==> flow/design.v <==
module dffhr (d, r, clk, q);
  parameter WIDTH = 1;
  input 			r;
  input 			clk;
  input 	[WIDTH-1:0] 	d;
  output 	[WIDTH-1:0] 	q;
  reg 		[WIDTH-1:0] 	q;
  always @ (posedge clk) 
    if ( r ) 
      q <= {WIDTH{1'b0}};
    else
      q <= d;
endmodule  
module sha1_round (cv_in, w, round, cv_out);
   input [159:0] cv_in;
   input [31:0]  w;
   input [6:0]   round;
   output [159:0] cv_out;
   reg [31:0]     k;
   reg [31:0]     f;
   wire [31:0]    a_shift;
   wire [31:0]    b_shift;
   wire [31:0]    add_result;
   wire [31:0]    a = cv_in[159:128];
   wire [31:0]    b = cv_in[127:96];
   wire [31:0]    c = cv_in[95:64];
   wire [31:0]    d = cv_in[63:32];
   wire [31:0]    e = cv_in[31:0];
   always @(round)
     begin
        k = 32'd0;
        if ((round >= 7'd0) && (round <= 7'd19))
          k = 32'h5A827999;
        if ((round >= 7'd20) && (round <= 7'd39))
          k = 32'h6ED9EBA1;
        if ((round >= 7'd40) && (round <= 7'd59))
          k = 32'h8F1BBCDC;
        if ((round >= 7'd60) && (round <= 7'd79))
          k = 32'hCA62C1D6;
     end  
   always @(round or b or c or d)
     begin
        f = 32'd0;
        if ((round >= 7'd0) && (round <= 7'd19))
          f = ((b & c) | (~b & d));
        if ((round >= 7'd20) && (round <= 7'd39))
          f = (b ^ c ^ d);
        if ((round >= 7'd40) && (round <= 7'd59))
          f = ((b & c) | (b & d) | (c & d));
        if ((round >= 7'd60) && (round <= 7'd79))
          f = (b ^ c ^ d);
     end  
   assign a_shift = {a[26:0], a[31:27]};
   assign b_shift = {b[1:0], b[31:2]};
   assign add_result = (a_shift + ((f + k) + (e + w)));
   assign cv_out = {add_result, a, b_shift, c, d};
endmodule  
module sha1_exec(clk, reset, start, data_in, load_in, cv, 
  use_prev_cv, busy, out_valid, cv_next);
   input clk, reset;     
   input start;
   input [31:0] data_in;
   input load_in;
   input [159:0] cv;
   input use_prev_cv;
   output        busy;
   output        out_valid;
   output [159:0] cv_next;  
   reg            busy;         
   reg            out_valid;    
   reg [6:0]      rnd_cnt_d;    
   wire [6:0]     rnd_cnt_q;    
   wire [159:0]   rnd_d;        
   wire [159:0]   rnd_q;
   wire [159:0]   sha1_round_wire;   
   wire [159:0]   cv_d;         
   wire [159:0]   cv_q;         
   wire [159:0]   cv_next_d;    
   wire [159:0]   cv_next_q;
   parameter      IDLE = 2'b00;
   parameter      CALC = 2'b01;
   parameter      VALID_OUT = 2'b10;
   parameter      VALID_OUT2 = 2'b11;
   wire [1:0]     state; 
   reg [1:0]      next_state;
   wire [511:0]   w_d;
   wire [511:0]   w_q;
   wire [511:0]   w_temp;
   wire [31:0]    w;    
   wire [31:0]    w_gen_temp = w_temp[511:480] ^ w_temp[447:416] ^ 
                  w_temp[255:224] ^ w_temp[95:64];  
   wire [31:0]    w_gen = {w_gen_temp[30:0], w_gen_temp[31]};
   assign         w_d = ((load_in == 1'b1) ? w_temp :
                  ((rnd_cnt_q < 7'd15) ? w_temp : 
                  {w_gen, w_temp[479:0]}));
   assign w_temp = (state == CALC) ? {w_q[479:0], w_q[511:480]} : 
     ((load_in == 1'b1) ? {w_q[479:0], data_in} : w_q);
   assign w = w_q[511:480];
   sha1_round sha1_round(.cv_in(rnd_q), .w(w), .round(rnd_cnt_q),
                           .cv_out(sha1_round_wire));
   assign         rnd_d = ((state == CALC) ? sha1_round_wire : 
     (use_prev_cv == 1'b1) ? cv_next_q : cv);
   assign         cv_d = ((state == CALC) ? cv_q : 
     (use_prev_cv == 1'b1) ? cv_next_q : cv);
   assign         cv_next_d = (state == VALID_OUT) ? 
                                ({cv_q[159:128] + rnd_q[159:128],
                                  cv_q[127:96] + rnd_q[127:96],
                                  cv_q[95:64] + rnd_q[95:64],
                                  cv_q[63:32] + rnd_q[63:32],
                                  cv_q[31:0] + rnd_q[31:0]}) :
                                  (cv_next_q);
   assign         cv_next = cv_next_q;
   always @(state or start or rnd_cnt_q)
     begin
        out_valid = 1'b0;       
        busy = 1'b0;
        rnd_cnt_d = 7'b0000000;
        case (state)
          IDLE : begin
             out_valid = 1'b0;
             rnd_cnt_d = 7'b0000000;
             if (start) begin
                busy = 1'b1;
                next_state = CALC;
             end
             else begin
                busy = 1'b1;
                next_state = IDLE;
             end
          end  
          CALC : begin
             busy = 1'b1;
             out_valid = 1'b0;
             if (start) begin
                next_state = IDLE;
                rnd_cnt_d = 7'd0000000;
             end
             else if (rnd_cnt_q == 7'd79) begin
                next_state = VALID_OUT;
                rnd_cnt_d = 7'd0000000;
             end
             else begin
                next_state = CALC;
                rnd_cnt_d = rnd_cnt_q + 7'd0000001;
             end
          end  
          VALID_OUT : begin
             busy = 1'b1;
             out_valid = 1'b0;       
             if (start) begin
                next_state = IDLE;
                rnd_cnt_d = 7'd0000000;
             end else begin
                next_state = VALID_OUT2;
             end
          end     
          VALID_OUT2 : begin
             busy = 1'b0;
             out_valid = 1'b1;
             if (start) begin
                next_state = CALC;
             end
             else begin
                next_state = IDLE;
             end
          end
          default : begin
             next_state = IDLE;
          end
        endcase
     end          
   dffhr #(7) rnd_cnt_reg (.d(rnd_cnt_d), .q(rnd_cnt_q),
                           .clk(clk), .r(reset));
   dffhr #(2) state_reg (.d(next_state), .q(state), 
                         .clk(clk), .r(reset)); 
   dffhr #(512) w_reg (.d(w_d), .q(w_q), .clk(clk), .r(reset));
   dffhr #(160) cv_reg (.d(cv_d), .q(cv_q), .clk(clk), .r(reset));
   dffhr #(160) rnd_reg (.d(rnd_d), .q(rnd_q), .clk(clk), .r(reset));
   dffhr #(160) cv_next_reg (.d(cv_next_d), .q(cv_next_q),
                             .clk(clk), .r(reset));   
endmodule  
Memo
Re: synthesis data of sha1_exec

* From RTL to reports: sha1_exec
Each step is given for the RTL above and for the edited RTL. "before" refers to lines of the RTL above, "after" to lines of the edited file. "difference": "after" minus "before" as printed here. "rel. change": 100 x difference / "before". Not given: n/a
Inputs: top module sha1_exec, clock input clk, library sky130hd, corner tt_025C_1v80

* Edit of the RTL
The edit as a unified diff against the file above. The edit is scripted: it alters the design's behaviour and was not made to optimise anything.
begin of diff
@@ -17,5 +17,5 @@
    input [6:0]   round;
    output [159:0] cv_out;
-   reg [31:0]     k;
+   reg [30:0]     k;
    reg [31:0]     f;
    wire [31:0]    a_shift;
end of diff

* After elaboration
Source: Yosys, flattened and elaborated, memories not mapped. Widths are those after wreduce; folded enables and synchronous resets count as part of the registers. Registers that Yosys merges into a memory's read port (data or address) are not register bits. Print and check cells do not count. Equal cells are merged and count once.
Bit counts:
- bits in registers | before 1001, after 1001, difference 0, rel. change 0.00%
- bits in latches | before 0, after 0, difference 0
- memory bits (writable) | before 0, after 0, difference 0
- memory bits (read-only) | before 0, after 0, difference 0
- word width x clocked read ports | before 0, after 0, difference 0
- memories kept | before 0, after 0, difference 0
- output and inout port bits | before 162, after 162, difference 0, rel. change 0.00%
Operators by class:
- add/sub/neg operators | before 10, after 10, difference 0, rel. change 0.00%
- multipliers | before 0, after 0, difference 0
- div/mod/pow operators | before 0, after 0, difference 0
- magnitude comparators | before 9, after 9, difference 0, rel. change 0.00%
- equality and inequality tests | before 4, after 4, difference 0, rel. change 0.00%
- shifts and indexed selects | before 0, after 0, difference 0
- mux-type cells | before 24, after 24, difference 0, rel. change 0.00%
- bitwise logic cells | before 13, after 13, difference 0, rel. change 0.00%
- reductions and logical operators | before 8, after 8, difference 0, rel. change 0.00%
Operator list:
- 2-to-1 mux 32 bit | before 6, after 4, difference -2, rel. change -33.33%
- 2-to-1 mux 31 bit | before 2, after 4, difference +2, rel. change +100.00%
- adder 32 bit | before 9, after 8, difference -1, rel. change -11.11%
- adder 32 x 31 -> 32 bit | before 0, after 1, difference +1
Unchanged operator kinds not shown: 27.

* Logic depth
Yosys ltp: most cells in a row. Word level: on the elaborated netlist, between registers, memories and ports. Mapped: between sequential cells and ports; inverters and the memories' decode and read muxes count.
Logic depth:
- depth after elaboration | before 11, after 11, difference 0, rel. change 0.00%
- ABC_AREA | before 0, after 0
- depth in mapped cells | before 29, after 29, difference 0, rel. change 0.00%
- depth with buffers taken out | before 26, after 28, difference +2, rel. change +7.69%

* Mapped cells and area
The flow's flattened synthesis, as Yosys stat reports it; memories are mapped. The netlist is that of the ABC_AREA named above (0 if unset); the other value can give another one.
Cell types:
- sky130_fd_sc_hd__o21bai_1 | before 160, after 21, difference -139, rel. change -86.88%
- sky130_fd_sc_hd__o21ai_0 | before 196, after 285, difference +89, rel. change +45.41%
- sky130_fd_sc_hd__mux2i_1 | before 97, after 148, difference +51, rel. change +52.58%
- sky130_fd_sc_hd__nand2_1 | before 1157, after 1124, difference -33, rel. change -2.85%
- sky130_fd_sc_hd__a221oi_1 | before 25, after 2, difference -23, rel. change -92.00%
- sky130_fd_sc_hd__a21oi_1 | before 966, after 988, difference +22, rel. change +2.28%
- sky130_fd_sc_hd__clkbuf_1 | before 338, after 325, difference -13, rel. change -3.85%
- sky130_fd_sc_hd__buf_1 | before 18, after 31, difference +13, rel. change +72.22%
- sky130_fd_sc_hd__inv_1 | before 435, after 447, difference +12, rel. change +2.76%
- sky130_fd_sc_hd__xor2_1 | before 124, after 112, difference -12, rel. change -9.68%
- sky130_fd_sc_hd__nor3_1 | before 56, after 68, difference +12, rel. change +21.43%
- sky130_fd_sc_hd__xnor2_1 | before 197, after 187, difference -10, rel. change -5.08%
- sky130_fd_sc_hd__o21ai_1 | before 5, after 12, difference +7, rel. change +140.00%
- sky130_fd_sc_hd__a311oi_1 | before 39, after 33, difference -6, rel. change -15.38%
- sky130_fd_sc_hd__and2_1 | before 14, after 8, difference -6, rel. change -42.86%
- sky130_fd_sc_hd__a221o_1 | before 6, after 12, difference +6, rel. change +100.00%
- sky130_fd_sc_hd__nand4b_1 | before 1, after 7, difference +6, rel. change +600.00%
- sky130_fd_sc_hd__nor3b_1 | before 1, after 7, difference +6, rel. change +600.00%
Unchanged cell types not shown: 11. Not every row of either side is listed.
Synthesis totals:
- cell count | before 6207, after 6202, difference -5, rel. change -0.08%
- mapped area (µm²) | before 50936.4, after 50729.9, difference -206.5, rel. change -0.41%
- area of sequential cells (µm²) | before 20079.3, after 20079.3, difference 0.0, rel. change 0.00%
- flip-flop cells | before 1003, after 1003, difference 0, rel. change 0.00%
By module: a second synthesis without flattening, with its own total; a netlist apart from the flattened one above.
Unflattened totals:
- cells (unflattened synthesis) | before 5849, after 5895, difference +46, rel. change +0.79%
- area total of the unflattened synthesis (µm²) | before 55564.5, after 55802.3, difference +237.8, rel. change +0.43%
Rows give one instance, submodules left out.
By module, before:
- sha1_exec | times used 1, cells 3062, area 22457.8 µm², sequential area 0.0 µm²
- dffhr (WIDTH=512) | times used 1, cells 1081, area 13730.7 µm², sequential area 10249.8 µm²
- dffhr (WIDTH=160) | times used 3, cells 337, area 4306.6 µm², sequential area 3203.1 µm²
- sha1_round | times used 1, cells 677, area 6219.7 µm², sequential area 0.0 µm²
- dffhr (WIDTH=7) | times used 1, cells 14, area 183.9 µm², sequential area 140.1 µm²
- dffhr (WIDTH=2) | times used 1, cells 4, area 52.6 µm², sequential area 40.0 µm²
By module, after:
- sha1_exec | times used 1, cells 3062, area 22457.8 µm², sequential area 0.0 µm²
- dffhr (WIDTH=512) | times used 1, cells 1081, area 13730.7 µm², sequential area 10249.8 µm²
- dffhr (WIDTH=160) | times used 3, cells 337, area 4306.6 µm², sequential area 3203.1 µm²
- sha1_round | times used 1, cells 723, area 6457.4 µm², sequential area 0.0 µm²
- dffhr (WIDTH=7) | times used 1, cells 14, area 183.9 µm², sequential area 140.1 µm²
- dffhr (WIDTH=2) | times used 1, cells 4, area 52.6 µm², sequential area 40.0 µm²

* Worst setup path after synthesis
Path of least setup slack by OpenSTA after synthesis, without wires, with an ideal clock, recovery checks aside; 20% of the period is set as input and as output delay. Where synthesis merged equal registers, the netlist keeps one of their names.
Timing path after synthesis:
- path type | before register to register, after register to register
- from | before register rnd_cnt_reg.q[0], after register rnd_cnt_reg.q[0]
- to | before register rnd_reg.q[158], after register rnd_reg.q[159]
- period (ns) | before 8.0, after 8.0, difference 0.0, rel. change 0.00%
- library setup time (ns) | before 0.122, after 0.088, difference -0.034
- launch time at the first pin (ns) | before 0.000, after 0.000, difference 0.000
- arrival time (ns) | before 5.790, after 5.895, difference +0.105, rel. change +1.81%
- data required time (ns) | before 7.878, after 7.912, difference +0.034, rel. change +0.43%
- path slack (ns) | before 2.088, after 2.017, difference -0.071
- path delay (ns) | before 5.912, after 5.983, difference +0.071, rel. change +1.20%
- driving pins on the path | before 27, after 28, difference +1, rel. change +3.70%
- synthesis period reached (ns) | before 5.912, after 5.983, difference +0.071, rel. change +1.20%
"path delay" is the arrival time less input delay plus setup time. "driving pins on the path": output pins that drive a net of the path, with the launching flip-flop's if there is one; two outputs of one cell count as two. "synthesis period reached" = period - worst setup slack (recovery checks aside). The figure is calculated, with input and output delays left at 20% of the set period. The rows between start and end are the longest chain of elaborated cells between them; the timing report does not say that the signal goes this way. Where chains are equally long, one stands for them. Each line given opens the expression or statement behind the cell; cells for indexed reads and writes are added by Yosys, which also makes memories of some case tables.
Between the ends, after synthesis, before: cells stage by stage sky130_fd_sc_hd__dfxtp_1 -> sky130_fd_sc_hd__ha_1 -> sky130_fd_sc_hd__a21oi_1 -> sky130_fd_sc_hd__nand2_1 -> sky130_fd_sc_hd__a32o_1 -> sky130_fd_sc_hd__clkbuf_1 -> sky130_fd_sc_hd__nand2b_1 -> sky130_fd_sc_hd__clkbuf_1 -> sky130_fd_sc_hd__a221o_1 -> sky130_fd_sc_hd__o21ai_0 -> sky130_fd_sc_hd__fa_1 -> sky130_fd_sc_hd__inv_1 -> sky130_fd_sc_hd__fa_1 -> sky130_fd_sc_hd__inv_1 -> sky130_fd_sc_hd__fa_1 -> sky130_fd_sc_hd__inv_1 -> sky130_fd_sc_hd__ha_1 -> sky130_fd_sc_hd__a211o_1 -> sky130_fd_sc_hd__a2111oi_0 -> sky130_fd_sc_hd__o211a_1 -> sky130_fd_sc_hd__a211oi_1 -> sky130_fd_sc_hd__o21a_1 -> sky130_fd_sc_hd__o21ai_0 -> sky130_fd_sc_hd__a21oi_1 -> sky130_fd_sc_hd__a21oi_1 -> sky130_fd_sc_hd__nand4_1 -> sky130_fd_sc_hd__o311a_1, cells in the longest elaborated chain 10, elaborated cells between the ends (all ways) 24, those cells by class add/sub: 3; compare: 8; mux: 9; reduce/logical: 4
Ends and longest elaborated chain, after synthesis, before:
- start: declaration | RTL line 6 | output [WIDTH-1:0] q;
- start: assignment | RTL line 10 | q <= {WIDTH{1'b0}};
- start: assignment | RTL line 12 | q <= d;
- greater-or-equal comparator 7 x 1 -> 1 bit | RTL line 44 | if ((round >= 7'd0) && (round <= 7'd19))
- logical AND 1 bit | RTL line 44
- 2-to-1 mux 32 bit | RTL line 44
- 2-to-1 mux 32 bit | RTL line 46 | if ((round >= 7'd20) && (round <= 7'd39))
- 2-to-1 mux 32 bit | RTL line 48 | if ((round >= 7'd40) && (round <= 7'd59))
- 2-to-1 mux 32 bit | RTL line 50 | if ((round >= 7'd60) && (round <= 7'd79))
- adder 32 bit x3 | RTL line 55 | assign add_result = (a_shift + ((f + k) + (e + w)));
- 2-to-1 mux 160 bit | RTL line 101 | assign         rnd_d = ((state == CALC) ? sha1_round_wire :
- end: assignment | RTL line 10
- end: assignment | RTL line 12
- end: declaration | RTL line 6
Between the ends, after synthesis, after: cells stage by stage sky130_fd_sc_hd__dfxtp_1 -> sky130_fd_sc_hd__ha_1 -> sky130_fd_sc_hd__nand4b_1 -> sky130_fd_sc_hd__a32oi_1 -> sky130_fd_sc_hd__or2_2 -> sky130_fd_sc_hd__inv_1 -> sky130_fd_sc_hd__nor2_1 -> sky130_fd_sc_hd__inv_1 -> sky130_fd_sc_hd__clkbuf_1 -> sky130_fd_sc_hd__a221o_1 -> sky130_fd_sc_hd__o21ai_0 -> sky130_fd_sc_hd__fa_1 -> sky130_fd_sc_hd__fa_1 -> sky130_fd_sc_hd__fa_1 -> sky130_fd_sc_hd__inv_1 -> sky130_fd_sc_hd__ha_1 -> sky130_fd_sc_hd__inv_1 -> sky130_fd_sc_hd__fa_1 -> sky130_fd_sc_hd__nor2b_1 -> sky130_fd_sc_hd__o21ai_0 -> sky130_fd_sc_hd__a21boi_0 -> sky130_fd_sc_hd__o21ai_0 -> sky130_fd_sc_hd__a21oi_1 -> sky130_fd_sc_hd__a311oi_2 -> sky130_fd_sc_hd__o311ai_1 -> sky130_fd_sc_hd__a21oi_2 -> sky130_fd_sc_hd__mux2i_1 -> sky130_fd_sc_hd__nor4_2, cells in the longest elaborated chain 10, elaborated cells between the ends (all ways) 24, those cells by class add/sub: 3; compare: 8; mux: 9; reduce/logical: 4
Ends and longest elaborated chain, after synthesis, after:
- start: declaration | RTL line 6 | output [WIDTH-1:0] q;
- start: assignment | RTL line 10 | q <= {WIDTH{1'b0}};
- start: assignment | RTL line 12 | q <= d;
- greater-or-equal comparator 7 x 1 -> 1 bit | RTL line 44 | if ((round >= 7'd0) && (round <= 7'd19))
- logical AND 1 bit | RTL line 44
- 2-to-1 mux 32 bit | RTL line 44
- 2-to-1 mux 32 bit | RTL line 46 | if ((round >= 7'd20) && (round <= 7'd39))
- 2-to-1 mux 32 bit | RTL line 48 | if ((round >= 7'd40) && (round <= 7'd59))
- 2-to-1 mux 32 bit | RTL line 50 | if ((round >= 7'd60) && (round <= 7'd79))
- adder 32 x 31 -> 32 bit | RTL line 55 | assign add_result = (a_shift + ((f + k) + (e + w)));
- adder 32 bit x2 | RTL line 55
- 2-to-1 mux 160 bit | RTL line 101 | assign         rnd_d = ((state == CALC) ? sha1_round_wire :
- end: assignment | RTL line 10
- end: assignment | RTL line 12
- end: declaration | RTL line 6

* Worst path after layout
Path of least setup slack in the final report of each run of pair A (OpenROAD, finished layout, wires in). Where an end is a register, its clock arrival counts in the times.
Timing path post-layout:
- path type | before register to register, after register to register
- from | before register rnd_cnt_reg.q[2], after register rnd_cnt_reg.q[0]
- to | before register rnd_reg.q[158], after register rnd_reg.q[159]
- period (ns) | before 6.97, after 6.97, difference 0.00, rel. change 0.00%
- library setup time (ns) | before 0.11, after 0.13, difference +0.02
- launch time at the first pin (ns) | before 0.70, after 0.72, difference +0.02, rel. change +2.86%
- arrival time (ns) | before 6.99, after 7.08, difference +0.09, rel. change +1.29%
- data required time (ns) | before 7.56, after 7.54, difference -0.02, rel. change -0.26%
- path slack (ns) | before 0.57, after 0.46, difference -0.11
- driving pins on the path | before 25, after 27, difference +2, rel. change +8.00%
The rows between start and end are the longest chain of elaborated cells between them; the timing report does not say that the signal goes this way. Where chains are equally long, one stands for them.
Between the ends, post-layout, before: cells stage by stage sky130_fd_sc_hd__dfxtp_1 -> sky130_fd_sc_hd__nand3_1 -> sky130_fd_sc_hd__a21oi_1 -> sky130_fd_sc_hd__nand2_1 -> sky130_fd_sc_hd__a32o_1 -> sky130_fd_sc_hd__nand2b_1 -> sky130_fd_sc_hd__buf_4 -> sky130_fd_sc_hd__buf_4 -> sky130_fd_sc_hd__a222oi_1 -> sky130_fd_sc_hd__inv_1 -> sky130_fd_sc_hd__fa_1 -> sky130_fd_sc_hd__fa_1 -> sky130_fd_sc_hd__inv_1 -> sky130_fd_sc_hd__fa_1 -> sky130_fd_sc_hd__inv_1 -> sky130_fd_sc_hd__ha_1 -> sky130_fd_sc_hd__nand2_1 -> sky130_fd_sc_hd__a211o_1 -> sky130_fd_sc_hd__a311o_1 -> sky130_fd_sc_hd__a211oi_1 -> sky130_fd_sc_hd__o21a_1 -> sky130_fd_sc_hd__o21ai_0 -> sky130_fd_sc_hd__a21oi_1 -> sky130_fd_sc_hd__a21oi_1 -> sky130_fd_sc_hd__o311a_1, cells in the longest elaborated chain 10, elaborated cells between the ends (all ways) 24, those cells by class add/sub: 3; compare: 8; mux: 9; reduce/logical: 4
Ends and longest elaborated chain, post-layout, before:
- start: declaration | RTL line 6 | output [WIDTH-1:0] q;
- start: assignment | RTL line 10 | q <= {WIDTH{1'b0}};
- start: assignment | RTL line 12 | q <= d;
- greater-or-equal comparator 7 x 1 -> 1 bit | RTL line 44 | if ((round >= 7'd0) && (round <= 7'd19))
- logical AND 1 bit | RTL line 44
- 2-to-1 mux 32 bit | RTL line 44
- 2-to-1 mux 32 bit | RTL line 46 | if ((round >= 7'd20) && (round <= 7'd39))
- 2-to-1 mux 32 bit | RTL line 48 | if ((round >= 7'd40) && (round <= 7'd59))
- 2-to-1 mux 32 bit | RTL line 50 | if ((round >= 7'd60) && (round <= 7'd79))
- adder 32 bit x3 | RTL line 55 | assign add_result = (a_shift + ((f + k) + (e + w)));
- 2-to-1 mux 160 bit | RTL line 101 | assign         rnd_d = ((state == CALC) ? sha1_round_wire :
- end: assignment | RTL line 10
- end: assignment | RTL line 12
- end: declaration | RTL line 6
Between the ends, post-layout, after: cells stage by stage sky130_fd_sc_hd__dfxtp_1 -> sky130_fd_sc_hd__ha_1 -> sky130_fd_sc_hd__nand4b_1 -> sky130_fd_sc_hd__a32oi_1 -> sky130_fd_sc_hd__or2_2 -> sky130_fd_sc_hd__inv_1 -> sky130_fd_sc_hd__nor2_2 -> sky130_fd_sc_hd__inv_1 -> sky130_fd_sc_hd__buf_4 -> sky130_fd_sc_hd__a21oi_1 -> sky130_fd_sc_hd__a21oi_1 -> sky130_fd_sc_hd__fa_1 -> sky130_fd_sc_hd__fa_1 -> sky130_fd_sc_hd__inv_1 -> sky130_fd_sc_hd__fa_1 -> sky130_fd_sc_hd__inv_1 -> sky130_fd_sc_hd__ha_1 -> sky130_fd_sc_hd__a21o_1 -> sky130_fd_sc_hd__a21oi_2 -> sky130_fd_sc_hd__o21ai_1 -> sky130_fd_sc_hd__a221o_1 -> sky130_fd_sc_hd__or3_1 -> sky130_fd_sc_hd__a311oi_2 -> sky130_fd_sc_hd__o311ai_2 -> sky130_fd_sc_hd__a21oi_2 -> sky130_fd_sc_hd__mux2i_1 -> sky130_fd_sc_hd__nor4_2, cells in the longest elaborated chain 10, elaborated cells between the ends (all ways) 24, those cells by class add/sub: 3; compare: 8; mux: 9; reduce/logical: 4
Ends and longest elaborated chain, post-layout, after:
- start: declaration | RTL line 6 | output [WIDTH-1:0] q;
- start: assignment | RTL line 10 | q <= {WIDTH{1'b0}};
- start: assignment | RTL line 12 | q <= d;
- greater-or-equal comparator 7 x 1 -> 1 bit | RTL line 44 | if ((round >= 7'd0) && (round <= 7'd19))
- logical AND 1 bit | RTL line 44
- 2-to-1 mux 32 bit | RTL line 44
- 2-to-1 mux 32 bit | RTL line 46 | if ((round >= 7'd20) && (round <= 7'd39))
- 2-to-1 mux 32 bit | RTL line 48 | if ((round >= 7'd40) && (round <= 7'd59))
- 2-to-1 mux 32 bit | RTL line 50 | if ((round >= 7'd60) && (round <= 7'd79))
- adder 32 x 31 -> 32 bit | RTL line 55 | assign add_result = (a_shift + ((f + k) + (e + w)));
- adder 32 bit x2 | RTL line 55
- 2-to-1 mux 160 bit | RTL line 101 | assign         rnd_d = ((state == CALC) ? sha1_round_wire :
- end: assignment | RTL line 10
- end: assignment | RTL line 12
- end: declaration | RTL line 6

* Layout results
Both versions went through the flow (Yosys, OpenROAD) with the same settings in each pair. Constraints: input delay and output delay 20% of the set period each, output load 0.01 pF.
Settings, pair A: period_ns 6.97, CAP_MARGIN 20, CORE_MARGIN 2, CORE_UTILIZATION 40, SLEW_MARGIN 20
Final reports, pair A:
- netlist area reported by Yosys (µm²) | before 50936.4, after 50729.9, difference -206.5, rel. change -0.41%
- die outline area (µm²) | before 130213.0, after 129690.0, difference -523.0, rel. change -0.40%
- area of the standard cells in the finished layout (µm²) | before 59360.7, after 59388.2, difference +27.5, rel. change +0.05%
- utilization in the final report (%) | before 47.1, after 47.2, difference +0.1
- setup slack of the worst path (ns) | before 0.571, after 0.459, difference -0.112
- summed negative setup slack (ns) | before 0.000, after 0.000, difference 0.000
- final worst hold slack (ns) | before 0.448, after 0.448, difference 0.000
- power consumption (µW) | before 14262, after 14503, difference +241, rel. change +1.69%
- period reached (ns) | before 6.399, after 6.511, difference +0.112, rel. change +1.75%
Settings, pair B: CAP_MARGIN 30, CELL_PAD_IN_SITES_GLOBAL_PLACEMENT 1, CORE_ASPECT_RATIO 1.34, CORE_UTILIZATION 37, CTS_CLUSTER_SIZE 36, GPL_ROUTABILITY_DRIVEN 1, MAX_ROUTING_LAYER met4, PLACE_DENSITY_LB_ADDON 0.19, SETUP_SLACK_MARGIN -0.91, period_ns 11.0, CORE_MARGIN 2, SLEW_MARGIN 20
Final reports, pair B:
- netlist area reported by Yosys (µm²) | before 50936.4, after 50729.9, difference -206.5, rel. change -0.41%
- die outline area (µm²) | before 140682.0, after 140118.0, difference -564.0, rel. change -0.40%
- area of the standard cells in the finished layout (µm²) | before 59554.6, after 59504.6, difference -50.0, rel. change -0.08%
- utilization in the final report (%) | before 43.6, after 43.6, difference 0.0
- setup slack of the worst path (ns) | before 3.705, after 3.680, difference -0.025
- summed negative setup slack (ns) | before 0.000, after 0.000, difference 0.000
- final worst hold slack (ns) | before 0.443, after 0.449, difference +0.006
- power consumption (µW) | before 9136, after 9270, difference +134, rel. change +1.47%
- period reached (ns) | before 7.295, after 7.320, difference +0.025, rel. change +0.34%
"period reached": clock period set for the run, less the worst setup slack. It is reckoned from that one timing run; input and output delays stay at 20% of the period that was set. "power consumption" is the tool's figure for a default switching activity; nothing was simulated.
